==> flow/design.v <==
module bellmanford (reset, clock, GMAR1, GMDR1, GMAR2, GMDR2, IMAR, IMDR, WMAR1, WMAR2, WMDR1, WMDR2, WMWDR, WMWAR, WMWE, OMAR, OMDR, OMWAR, OMWDR, OMWE, NegCycle, Finish);
input clock,reset;
output reg [12:0] GMAR1;
input wire [127:0] GMDR1;
output reg [12:0] GMAR2;
input wire [127:0] GMDR2;
output reg [12:0] IMAR;
input wire [7:0] IMDR;
output reg [12:0] WMAR1;
input wire [127:0] WMDR1;
output reg [12:0] WMAR2;
input wire [127:0] WMDR2;
output reg [12:0] WMWAR;
output reg [127:0] WMWDR;
output reg WMWE;
output wire [12:0] OMAR;
output wire [15:0] OMDR;
assign OMAR = 13'b0;
assign OMDR = 16'b0;
output reg [12:0] OMWAR;
output reg [15:0] OMWDR;
output reg OMWE;
output reg NegCycle;
output reg Finish;
parameter [4:0]  
Init    = 4'b0000,
Init1   = 4'b0001,
Init2   = 4'b0010,
Init3   = 4'b0011,
Upd_S   = 4'b0100,
Upd_D   = 4'b0101, 
BFA1    = 4'b0110,
BFA_Stall1 = 4'b0111,
BFA2    = 4'b1000,
BFA_Stall2    = 4'b1001,
BFA3    = 4'b1010,
BFA_Stall3 = 4'b1011,
BFA4    = 4'b1100,
BFA5    = 4'b1101,
BFA_Stall4 = 4'b1110,
BFA6    = 4'b1111,
OP1     = 5'b10000,
OP_Stall1 = 5'b10001,
OP2     = 5'b10010,
OP3     = 5'b10011,
OP4     = 5'b10100,
OP_Stall2 = 5'b10101,
Refresh1 = 5'b10110,
Refresh2 = 5'b10111,
End1 = 5'b11000,
End2 = 5'b11001,
End3 = 5'b11010;
reg [127:0] GMDR1_reg;
reg [127:0] GMDR2_reg;
reg [7:0] IMDR_reg;
reg [127:0] WMDR1_reg;
reg [127:0] WMDR2_reg;
always@(posedge clock)
begin
    GMDR1_reg <= GMDR1;
    GMDR2_reg <= GMDR2;
    IMDR_reg <= IMDR;
    WMDR1_reg <= WMDR1;
    WMDR2_reg <= WMDR2;
end
reg [7:0] NumNodes;
reg [7:0] NodeCounter;
reg [7:0] Ureg;
reg [7:0] NumLinks;
reg [7:0] LinkCounter;
reg [7:0] Vreg[0:8];
reg signed [7:0] Wreg[0:8];
reg signed [7:0] NewWeight;
reg [7:0] Sub;
reg BFA_flag;
reg signed [7:0] DistU;
reg First_Node;
reg NegativeCycleCheck;
reg FirstLine;
reg MultiLine;
reg [4:0]   current_state, next_state;
always@(posedge clock)
begin
       current_state <= next_state;
end
always@(posedge clock)
begin
	if(reset)
	begin
		WMWE <= 1'b0;
		OMWE <= 1'b0;
		Finish <= 1'b0;
		NegCycle <= 1'b0;
		GMAR1 <= 0;
		GMAR2 <= 0;
		IMAR <= 0;
		WMAR1 <= 0;
		WMAR2 <= 0;
		WMWAR <= 0;
		OMWAR <= 0;
		WMWDR <= 0;
	end
	else
	begin
    		casex(current_state)
    		Init:
    		    begin
                    GMAR1 <= 0;
                    GMAR2 <= 0;
                    IMAR <= 0;
                    WMWAR <= 0;
                    OMWAR <= 13'h1fff;
                    NodeCounter <= 8'h81;
                end
            Init1:
                begin
                end
            Init2:
                begin
                    GMAR1 <= GMAR1 + 1'b1;
                    if (NodeCounter == 8'h81)
                        begin
                            NumNodes <= GMDR1_reg[63:0] - 1'b1;
                            NodeCounter <= GMDR1_reg[7:0] - 2'b10;
    		    		    WMWAR <= WMWAR + 1'b1;
    		    		    WMWE <= 1'b1;
    		    		    WMWDR[127:107] <= 21'b100000000111111110000;
                            WMWDR[106:94] <= GMDR1_reg[12:0];
                        end
    		        else if(NodeCounter != 0)
    		    	    begin
    		    		    WMWAR <= WMWAR + 1'b1;
    		    		    WMWE <= 1'b1;
    		    		    WMWDR[127:107] <= 21'b100000000111111110000;
                            WMWDR[106:94] <= GMDR1_reg[12:0];
    		    		    NodeCounter <= NodeCounter - 8'b00000001;
    		    	    end
			        else
                        begin
                            WMWE <= 1'b0;
                            GMAR1 <= IMDR_reg - 1'b1;
                        end
                end
            Init3:
                begin
                     NodeCounter <= NumNodes;
                     IMAR <= IMAR + 1'b1;
                     OMWE <= 1'b0;
                     WMWE <= 1'b0;
                     GMAR1 <= IMAR + 1'b1;
                end
    		Upd_S:
                begin
				    WMWAR <= IMDR_reg;
                    WMWDR[127] = 1'b0;
                    WMWDR[126:119] = 0;
                    WMWDR[118:111] = IMDR_reg;
                    WMWDR[110:107] <= 4'b0010;
				    WMWE <= 1'b1;
				    WMAR1 <= IMDR_reg;                                       
                    NumLinks <= 0;
                    WMWDR[106:94] <= GMDR1_reg[12:0];
                end
            Upd_D:
                begin
				    WMWAR <= IMDR_reg;
                    WMWDR[127] = 1'b1;
                    WMWDR[126:119] = 8'h00;
                    WMWDR[118:111] = 8'hff;
                    WMWDR[110:107] <= 4'b0001;
				    WMWE <= 1'b1;
			    	WMAR2 <= GMDR2_reg[111:104];
                    WMWDR[106:94] <= GMDR1_reg[12:0];
                end
            BFA1:
                begin
                    IMAR <= IMAR - 1'b1;                                               
                    WMWE <= 1'b0;
                    First_Node <= 0;
                    NegativeCycleCheck <= 0;
                end
            BFA_Stall1:
                begin
                end
            BFA2:
                begin
                    FirstLine <= 1'b1;
                    casex(First_Node)
                        0:
                            begin
                                Ureg <= IMDR_reg;
                                NegativeCycleCheck <= 1'b1;
                                WMAR1 <= IMDR_reg;                                              
                                GMAR1 <= IMDR_reg - 1'b1;                                       
                                IMAR <= IMAR + 1'b1;
                            end
                        1:
                            begin
                                if(GMDR2_reg[127:120] == 0)
                                    begin
                                        NegativeCycleCheck <= 1'b0;
                                        Ureg <= GMDR1_reg[71:64];
                                        WMAR1 <= GMDR1_reg[71:64];                                
                                        NodeCounter <= NodeCounter - 1'b1;
                                        GMAR2 <= GMDR1_reg[71:64] - 1'b1;
                                    end
                                else if(WMDR1_reg[127] == 1'b0)
                                    begin
                                        Ureg <= WMAR1[7:0];
                                        GMAR2 <= WMAR1 - 1'b1;                            
                                    end
                                else if (WMDR1_reg[127] == 1'b1)
                                    begin
                                        if(WMAR1[7:0] == NumNodes)
                                            WMAR1 <= 0;
                                        else
                                            WMAR1 <= WMAR1 + 1'b1;
                                    end
                            end
                    endcase
                end
            BFA_Stall2:
                begin
                end
            BFA3:
                begin
                    GMAR1 <= 0;
                    if(First_Node == 1'b0)
                        GMAR2 <= GMDR1_reg[12:0];
                    else if (First_Node == 1'b1 && WMDR1_reg[127] == 1'b0)
                        GMAR2 <= GMDR2_reg[12:0];
                end
            BFA_Stall3:
                begin
                end
            BFA4:
                begin
                    if(FirstLine == 1'b1)
                        begin
                            DistU <= WMDR1_reg[126:119];
                            NumLinks <= GMDR2_reg[119:112];
                            if(GMDR2_reg[119:112] < 7)
                                begin
                                    MultiLine <= 1'b0;
                                    LinkCounter <= GMDR2_reg[119:112];
                                end
                            else
                                begin
                                    LinkCounter <= 7;
                                    MultiLine <= 1'b1;
                                end
				            Vreg[1] <= GMDR2_reg[111:104];
				            Wreg[1] <= GMDR2_reg[103:96];
				            Vreg[2] <= GMDR2_reg[95:88];
				            Wreg[2] <= GMDR2_reg[87:80];
				            Vreg[3] <= GMDR2_reg[79:72];
				            Wreg[3] <= GMDR2_reg[71:64]; 
				            Vreg[4] <= GMDR2_reg[63:56];
				            Wreg[4] <= GMDR2_reg[55:48]; 
				            Vreg[5] <= GMDR2_reg[47:40];
				            Wreg[5] <= GMDR2_reg[39:32]; 
				            Vreg[6] <= GMDR2_reg[31:24];
				            Wreg[6] <= GMDR2_reg[23:16];
				            Vreg[7] <= GMDR2_reg[15:8];
				            Wreg[7] <= GMDR2_reg[7:0];
                            Vreg[8] <= 0;
                            Wreg[8] <= 0;
                        end
                    else
                        begin
                            if(NumLinks > 8)
                                begin
                                    MultiLine <= 1'b1;
                                    LinkCounter <= 8;
                                end
                            else
                                begin
                                    MultiLine <= 1'b0;
                                    LinkCounter <= NumLinks;
                                end
                            Vreg[1] <= GMDR2_reg[127:120];
                            Wreg[1] <= GMDR2_reg[119:112];
				            Vreg[2] <= GMDR2_reg[111:104];
				            Wreg[2] <= GMDR2_reg[103:96];
				            Vreg[3] <= GMDR2_reg[95:88];
				            Wreg[3] <= GMDR2_reg[87:80];
				            Vreg[4] <= GMDR2_reg[79:72];
				            Wreg[4] <= GMDR2_reg[71:64]; 
				            Vreg[5] <= GMDR2_reg[63:56];
				            Wreg[5] <= GMDR2_reg[55:48]; 
				            Vreg[6] <= GMDR2_reg[47:40];
				            Wreg[6] <= GMDR2_reg[39:32]; 
				            Vreg[7] <= GMDR2_reg[31:24];
				            Wreg[7] <= GMDR2_reg[23:16];
				            Vreg[8] <= GMDR2_reg[15:8];
				            Wreg[8] <= GMDR2_reg[7:0];
                        end
                    Sub <= 0;
                end
            BFA5:
                begin
                    WMWE <= 1'b0;
                    if(WMDR1_reg[127] == 1'b1)
                    begin
                        NumLinks <= 0;
                        LinkCounter <= 0;
                    end
                    if (NumLinks == 0)
                    begin
                       First_Node <= 1'b1;
                    end
                    if(LinkCounter == 0 )
                    begin
                       FirstLine <= 1'b0;
                       GMAR2 <= GMAR2 + 1'b1;
                    end
                    if(NumLinks == 0 && LinkCounter == 0)
                        WMAR1 <= WMAR1 + 1'b1;
                    case(Sub)
                        0: 
                            begin
                                WMAR2 <= Vreg[1];
                                NewWeight <= DistU + Wreg[1];
                            end
                        1: 
                            begin
                                WMAR2 <= Vreg[2];  
                                NewWeight <= DistU + Wreg[2];
                            end
                        2:  
                            begin
                                WMAR2 <= Vreg[3];  
                                NewWeight <= DistU + Wreg[3];
                            end
                        3:  
                            begin
                                WMAR2 <= Vreg[4];  
                                NewWeight <= DistU + Wreg[4];
                            end
                        4:  
                            begin
                                WMAR2 <= Vreg[5];  
                                NewWeight <= DistU + Wreg[5];
                            end
                        5:  
                            begin
                                WMAR2 <= Vreg[6];  
                                NewWeight <= DistU + Wreg[6];
                            end
                        6:  
                            begin
                                WMAR2 <= Vreg[7];  
                                NewWeight <= DistU + Wreg[7];
                            end
                        7:  
                            begin
                                WMAR2 <= Vreg[8];  
                                NewWeight <= DistU + Wreg[8];
                            end
                    endcase
                end
            BFA_Stall4:
                begin
                end
            BFA6:
                begin
                   if($signed(WMDR2_reg[126:119]) > NewWeight || WMDR2_reg[127] == 1)
                    begin
                        NegativeCycleCheck <= 1'b1;
                        casex(Sub)
                            0:  begin
                                    WMWAR <= Vreg[1]; 
                                end
                            1:  begin
                                    WMWAR <= Vreg[2]; 
                                end
                            2:  begin 
                                    WMWAR <= Vreg[3]; 
                                end
                            3:  begin 
                                    WMWAR <= Vreg[4]; 
                                end
                            4:  begin 
                                    WMWAR <= Vreg[5]; 
                                end
                            5:  begin 
                                    WMWAR <= Vreg[6]; 
                                end
                            6:  begin 
                                    WMWAR <= Vreg[7]; 
                                end
                            7:  begin 
                                    WMWAR <= Vreg[8]; 
                                end
                        endcase
                        WMWDR[127] = 1'b0;
                        WMWDR[126:119] <= NewWeight;
                        WMWDR[118:111] <= Ureg;
                        WMWDR[110:107] <= WMDR2_reg[110:107];
                        WMWDR[106:94] <= WMDR2_reg[106:94];
                        WMWE <= 1'b1;
                   end
                   LinkCounter <= LinkCounter - 1'b1;
                   NumLinks <= NumLinks - 1'b1;
                   Sub <= Sub + 1'b1;
                end
            OP1:
                begin
                    WMAR2 <= IMDR_reg;
                end
            OP_Stall1:
                begin
                end
            OP2:
                begin
                    OMWAR <= OMWAR + 1'b1;
                    OMWDR <= WMDR2_reg[126:119];
                    OMWE <= 1'b1;
                    WMAR2 <= WMDR2_reg[118:111];
                end
            OP3:
                begin
                    OMWAR <= OMWAR + 1'b1;
                    OMWDR <= IMDR_reg;
                    OMWE <= 1'b1;
                    IMAR <= IMAR + 1'b1;
                end
            OP4:
                begin
                    OMWDR <= WMAR2;
                    OMWE <= 1'b1;
                    OMWAR <= OMWAR + 1'b1;
                    WMAR2 <= WMDR2_reg[118:111];
                    WMAR1 <= NumNodes;
                end
            OP_Stall2:
                begin
                    OMWE <= 1'b0;
                end
            End1:
                begin
                    if(IMDR_reg == 8'hff)
                    begin
                        NodeCounter <= NumNodes;
                        OMWDR <= 16'hFFFF;
                        OMWE <= 1'b1;
                        OMWAR <= OMWAR + 1'b1;
                    end
                    else
                    begin
                        OMWDR <= 8'h0;
                        OMWE <= 1'b1;
                        OMWAR <= OMWAR + 1'b1;
                    end
                end
            Refresh1:
                begin
                    OMWE <= 1'b0;
                    WMWAR <= NumNodes;
                    WMWDR[127:107] <= 21'b100000000111111110000;
                    WMWDR[106:94] <= WMDR1_reg[104:96];
                    WMWE <= 1'b1;
                    IMAR <= IMAR + 1'b1;
                end
            Refresh2:
                begin
                    WMWAR <= WMWAR - 1'b1;
                    WMWDR[127:107] <= 21'b100000000111111110000;
                    WMWE <= 1'b1;
                end
            End2:
                begin
                    OMWE <= 1'b0;
                    WMWE <= 1'b0;
                    Finish <= 1'b1; 
                end
            End3:
                begin
                    NegCycle <= 1'b1; 
                end
        endcase
	end
end
always@(*)
begin
	if(reset)
		next_state = Init;
	else if(current_state == Init)
        next_state = Init1;
    else if(current_state == Init1)
        next_state = Init2;
    else if(current_state == Init2)
	begin
		if (NodeCounter == 0)
			next_state = Init3;
        else
            next_state <= Init1;
	end
	else if(current_state == Init3)
			next_state = Upd_S;
	else if(current_state == Upd_S)
			next_state = Upd_D;
    else if(current_state == Upd_D)
            next_state = BFA1;
	else if(current_state == BFA1)
            next_state = BFA_Stall1;
    else if(current_state == BFA_Stall1)
            next_state = BFA2;
	else if(current_state == BFA2)
    begin
        if (WMDR1_reg[127] == 1'b1)
            next_state = BFA_Stall1;
        else if(First_Node == 1)
        begin
            if ((NegativeCycleCheck == 1'b0) && GMDR2_reg[127:120] == 8'h00 )
                next_state = OP1;
            else if((NodeCounter == 8'h01) && (NegativeCycleCheck == 1'b0) && GMDR2_reg[127:120] == 8'h00)
                next_state = OP1;
            else if((NodeCounter == 8'h01) && (NegativeCycleCheck == 1'b1))
                next_state = End3;
            else
                next_state = BFA_Stall2;
            end
        else if (WMDR1_reg[127] == 1'b0 && First_Node == 1'b0)
            next_state = BFA_Stall2;
        else if (WMDR1_reg[127] == 1'b1)
            next_state = BFA_Stall1;
        else
            next_state = BFA_Stall2;
    end
	else if(current_state == BFA_Stall2)
            next_state = BFA3;
	else if(current_state == BFA3)
    begin
        if(WMDR1_reg[127] == 1'b1)
            next_state = BFA2;
        else
            next_state = BFA_Stall3;
    end
	else if(current_state == BFA_Stall3)
    begin
        if(WMDR1_reg[127] == 1'b1)
            next_state = BFA5;
        else
            next_state = BFA4;
    end
	else if(current_state == BFA4)
            next_state = BFA5;
	else if(current_state == BFA5)
    begin
        if (WMDR1_reg[127] == 1'b1)
            next_state = BFA_Stall1;
        else if(NumLinks == 0 && LinkCounter == 0)
            next_state = BFA_Stall1;
        else if (NumLinks != 0 && LinkCounter == 0)
            next_state = BFA_Stall3;
        else
            next_state = BFA_Stall4;
    end
	else if(current_state == BFA_Stall4)
            next_state = BFA6;
	else if(current_state == BFA6)
            next_state = BFA5;
    else if(current_state == OP1)
            next_state = OP_Stall1;
    else if(current_state == OP_Stall1)
            next_state = OP2;
    else if(current_state == OP2)
            next_state = OP3;
    else if(current_state == OP3)
            next_state = OP4;
    else if(current_state == OP4)
        begin
            if(WMDR2_reg[108] == 1'b1)
                next_state = End1;
            else
                next_state = OP_Stall2;
        end
    else if(current_state == OP_Stall2)
            next_state = OP4;
    else if(current_state == Refresh1)
        next_state = Refresh2;
    else if(current_state == Refresh2)
        begin
            if(WMWAR == 0)
                next_state = Init3;
            else
                next_state = Refresh2;
        end
    else if(current_state == End1)
        begin
            if(IMDR_reg == 8'hFF)
                next_state = Refresh1;
            else
                next_state = End2;
        end
    else
        next_state = current_state;
end
endmodule
From RTL to reports: bellmanford
What the tools print for bellmanford, step after step.
Line numbers count from 1 in the design file above.
Library cell names are shortened.
Not given: -
- top module: bellmanford
- clock: clock
- cell library: sky130hd
- timing corner: tt_025C_1v80

After elaboration
Source: Yosys, flattened and elaborated. Widths are those after wreduce. Registers that Yosys merges into a memory's read port (data or address) are not register bits. Print and check cells do not count.
- reduce/logical cells at 78
- equal/unequal tests at 56
- noted bitwise operators: 4
- $lt $le $gt $ge: 3
- multiplexer cells: 131
- add/subtract/negate cells at 26
- operators with widths (kind ; number):
    parallel mux 13 bit (select 4 bit) ; 6
    two-way mux 13 bit ; 20
    two-way mux 8 bit ; 32
    two-way mux 5 bit ; 29
    parallel mux 13 bit (select 8 bit) ; 1
    adder 13 x 1 -> 13 bit with constant B ; 6
    parallel mux 13 bit (select 6 bit) ; 1
    adder 8 bit ; 8
    parallel mux 16 bit (select 4 bit) ; 1
    parallel mux 8 bit (select 8 bit) ; 1
    parallel mux 8 bit (select 4 bit) ; 2
    == test 5 bit with constant B ; 11
    parallel mux 13 bit (select 2 bit) ; 2
    parallel mux 8 bit (select 3 bit) ; 2
    nonzero test 4 bit ; 10
    == test 5 x 4 -> 1 bit with constant B ; 8
    subtractor 8 x 1 -> 8 bit with constant B ; 5
    logical NOT 8 bit ; 5
    parallel mux 8 bit (select 5 bit) ; 1
    subtractor 13 x 1 -> 13 bit with constant B ; 3
    AND reduction 3 bit ; 11
    == test 8 x 3 -> 1 bit with constant B ; 4
    parallel mux 8 bit (select 2 bit) ; 2
    two-way mux 4 bit ; 7
    nonzero test 25 bit ; 1
    nonzero test 24 bit ; 1
    nonzero test 8 bit ; 3
    nonzero test 23 bit ; 1
Not listed: further kinds 43, cells in them 114.
- output and inout port bits at 268
- register bits at 809
- word-level cells at 349

Logic depth
Longest topological path by Yosys (ltp), each cell counted once; first at word level (registers and memories cut), then after technology mapping (sequential cells cut; the memories' decode and read muxes count).
- noted word-level depth: 27
- ABC_AREA at 0
- noted gate-level depth with buffers: 17
- noted mapped depth without buffers: 13

Mapped cells and area
Source: synth_stat.txt of the flow (Yosys; design flattened, memories mapped). It holds for the ABC_AREA given above (unset counts as 0); a run with the other value may have another netlist.
Totals and module areas in this step are rounded.
- cell types (cell ; number ; total area (um2)):
    dfxtp_1 ; 360 ; 7.21E+03
    edfxtp_1 ; 204 ; 6.13E+03
    mux2_2 ; 126 ; 1.42E+03
    buf_4 ; 135 ; 1.01E+03
    a21oi_1 ; 131 ; 655.629
    nor2_1 ; 171 ; 641.866
    ha_1 ; 49 ; 613.088
    xnor2_1 ; 66 ; 578.054
    nand2_1 ; 151 ; 566.794
    o21ai_0 ; 97 ; 485.466
    a222oi_1 ; 47 ; 470.451
    clkbuf_1 ; 125 ; 469.2
    xor2_1 ; 44 ; 385.37
    a22oi_1 ; 42 ; 315.302
    nand3_1 ; 58 ; 290.278
    a211oi_1 ; 32 ; 240.23
    nor3_1 ; 48 ; 240.23
    a221oi_1 ; 26 ; 227.718
Other cell types: 63; their cells: 445.
- cell count at 2357
- sequential part of the area at 13300 um2
- noted buffer cells: 291
- noted mapped area: 25000 um2
- noted flip-flops: 564

Timing after synthesis
Source: OpenSTA report_checks on the synthesized netlist (no wires, ideal clock, input and output delay 20% of the period each), path of least setup slack; recovery checks are left aside. Register names are those of the netlist, which keeps one name where synthesis merged equal registers.
- path kind: input-to-reg
- start: in reset
- end: reg DistU[0]
- noted buffers on the path: 2
- time at the first pin at 1.000 ns
- data required time at 4.664 ns
- setup time at 0.336 ns
- clock period: 5.0 ns
- setup slack: -2.806 ns
- arrival time: 7.470 ns
- path delay: 6.806 ns
- driving pins on the path: 4
- synthesis period reached: 7.806 ns
"path delay" = arrival - input delay + setup time.
"driving pins on the path" counts driving pins, that of a launching flip-flop among them; a cell with two outputs on the path counts twice.
"synthesis period reached" is the clock period less the worst setup slack; recovery checks do not enter. This is arithmetic on one report: input and output delays are still those of the set period (20% each).
Between the ends stands the longest chain of elaborated cells between them, by number of cells; it is not shown to be the way that was timed. Of several equally long chains one is given.
A line is the first line of the expression or statement that the cell stems from. Yosys adds cells for indexed reads and writes and turns some case tables into memories.
- cells stage by stage: clkbuf_1 -> clkbuf_1 -> nor2_1 -> and2_1
- cells in the longest elaborated chain: 2
- noted elaborated cells between the ends (all ways): 2
- RTL lines with such cells at 0
- classes of those cells: logic: 1; reduce/logical: 1
- ends and longest elaborated chain, post-synthesis (item ; RTL line ; text):
    from (decl) ; 2 ; input clock,reset;
    NOT 1 bit ; - ;
    AND reduction 3 bit ; - ;
    to (assign) ; 240 ; DistU <= WMDR1_reg[126:119];
    to (decl) ; 76 ; reg signed [7:0] DistU;

Worst path after layout
Path of least setup slack in the final report of entry A (OpenROAD, finished layout, wires in). Where an end is a register, its clock arrival counts in the times.
- path kind: reg-to-reg
- start: reg Sub[0]
- end: reg NewWeight[7]
- noted buffers on the path: 0
- setup slack: 1.05 ns
- arrival time: 4.30 ns
- data required time at 5.35 ns
- time at the first pin at 0.62 ns
- driving pins on the path: 14
- setup time at 0.26 ns
- clock period: 5.0 ns
Between the ends stands the longest chain of elaborated cells between them, by number of cells; it is not shown to be the way that was timed. Of several equally long chains one is given.
At most two assigning lines are given for a register; there are more.
The path ends at the data pin of a flip-flop with enable; ways to the enable are not counted.
- cells stage by stage: edfxtp_1 -> inv_1 -> ha_1 -> a2111o_1 -> nand2_1 -> a222oi_1 -> nand2_1 -> ha_1 -> a21o_1 -> a21oi_1 -> nor2b_1 -> o21a_1 -> o41ai_1 -> xnor2_1
- cells in the longest elaborated chain: 2
- noted elaborated cells between the ends (all ways): 9
- classes of those cells: eq/ne: 7; mux: 1; reduce/logical: 1
- ends and longest elaborated chain, after layout (item ; RTL line ; text):
    from (decl) ; 74 ; reg [7:0] Sub;
    from (assign) ; 298 ; Sub <= 0;
    from (assign) ; 405 ; Sub <= Sub + 1'b1;
    == test 8 x 3 -> 1 bit ; 319 ; case(Sub)
    parallel mux 8 bit (select 8 bit) ; 319 ;
    to (assign) ; 323 ; NewWeight <= DistU + Wreg[1];
    to (assign) ; 328 ; NewWeight <= DistU + Wreg[2];
    to (decl) ; 73 ; reg signed [7:0] NewWeight;

# Flow runs of bellmanford

Flow measurements of bellmanford on sky130hd: 2 stored runs with different settings, listed in no order. Input and output delays are each 20% of the period that was set; the output load is 0.01 pF.
"clock period achieved" = clock period - worst setup slack. The figure is calculated, with input and output delays left at 20% of the set period.
"worst path time" = time allowed to the worst setup path (clock period - input delay - output delay, where it has them) - its slack; a late launch clock adds to it, a late capture clock takes from it.
"power consumption": no workload was simulated; the value follows from the tool's default switching activity.
Measured values are rounded.

Entry A

==> flow/run.sh <==
#!/bin/bash
# the make line also repeats the synthesis and layout settings of config.mk as NAME=value (left out here)
make -C /OpenROAD-flow-scripts/flow DESIGN_CONFIG=/design/flow/config.mk WORK_HOME=/design/flow/orfs CLKGATE_MAP_FILE= finish
==> flow/config.mk <==
export PLATFORM = sky130hd
export DESIGN_NAME = bellmanford
export DESIGN_NICKNAME = bellmanford
export VERILOG_FILES = /design/flow/design.v
export SDC_FILE = /design/flow/constraint.sdc
export NUM_CORES = 4
export LEC_CHECK = 0
export CAP_MARGIN = 20
export CORE_ASPECT_RATIO = 1.09
export CORE_MARGIN = 5
export CORE_UTILIZATION = 49
export GPL_ROUTABILITY_DRIVEN = 0
export HOLD_SLACK_MARGIN = 0.23
export PLACE_DENSITY_LB_ADDON = 0.16
export SLEW_MARGIN = 25
export TNS_END_PERCENT = 85
==> flow/constraint.sdc <==
create_clock -name core_clock -period 5.0 [get_ports {clock}]
set_input_delay 1.0000 -clock core_clock [delete_from_list [all_inputs] [get_ports {clock}]]
set_output_delay 1.0000 -clock core_clock [all_outputs]
set_load 0.01 [all_outputs]

Measured in entry A:
- standard-cell area after routing: 30500 um2
- worst path time: 3.95 ns
- critical path type: reg-to-reg
- noted the area of the synthesized netlist: 25000 um2
- post-route utilization: 0.603
- noted the full die area: 55600 um2
- noted the final setup TNS: 0.000 ns
- final worst hold slack: 0.400 ns
- power consumption: 9990 uW
- worst setup slack after layout: 1.05 ns
- clock period achieved at 3.948 ns

Entry B

==> flow/run.sh <==
#!/bin/bash
# the make line also repeats the synthesis and layout settings of config.mk as NAME=value (left out here)
make -C /OpenROAD-flow-scripts/flow DESIGN_CONFIG=/design/flow/config.mk WORK_HOME=/design/flow/orfs CLKGATE_MAP_FILE= finish
==> flow/config.mk <==
export PLATFORM = sky130hd
export DESIGN_NAME = bellmanford
export DESIGN_NICKNAME = bellmanford
export VERILOG_FILES = /design/flow/design.v
export SDC_FILE = /design/flow/constraint.sdc
export NUM_CORES = 4
export LEC_CHECK = 0
export CAP_MARGIN = 20
export CELL_PAD_IN_SITES_GLOBAL_PLACEMENT = 3
export CORE_ASPECT_RATIO = 0.69
export CORE_MARGIN = 3
export CORE_UTILIZATION = 40
export CTS_CLUSTER_SIZE = 57
export GPL_ROUTABILITY_DRIVEN = 0
export GPL_TIMING_DRIVEN = 0
export PLACE_DENSITY = 0.61
export SETUP_SLACK_MARGIN = 1.25
export SLEW_MARGIN = 35
==> flow/constraint.sdc <==
create_clock -name core_clock -period 5.0 [get_ports {clock}]
set_input_delay 1.0000 -clock core_clock [delete_from_list [all_inputs] [get_ports {clock}]]
set_output_delay 1.0000 -clock core_clock [all_outputs]
set_load 0.01 [all_outputs]

Measured in entry B:
- standard-cell area after routing: 32400 um2
- worst setup slack after layout: 1.38 ns
- noted the area of the synthesized netlist: 25000 um2
- noted the final setup TNS: 0.000 ns
- power consumption: 10200 uW
- post-route utilization: 0.529
- clock period achieved at 3.615 ns
- worst path time: 3.62 ns
- critical path type: reg-to-reg
- final worst hold slack: 0.402 ns
- noted the full die area: 65600 um2
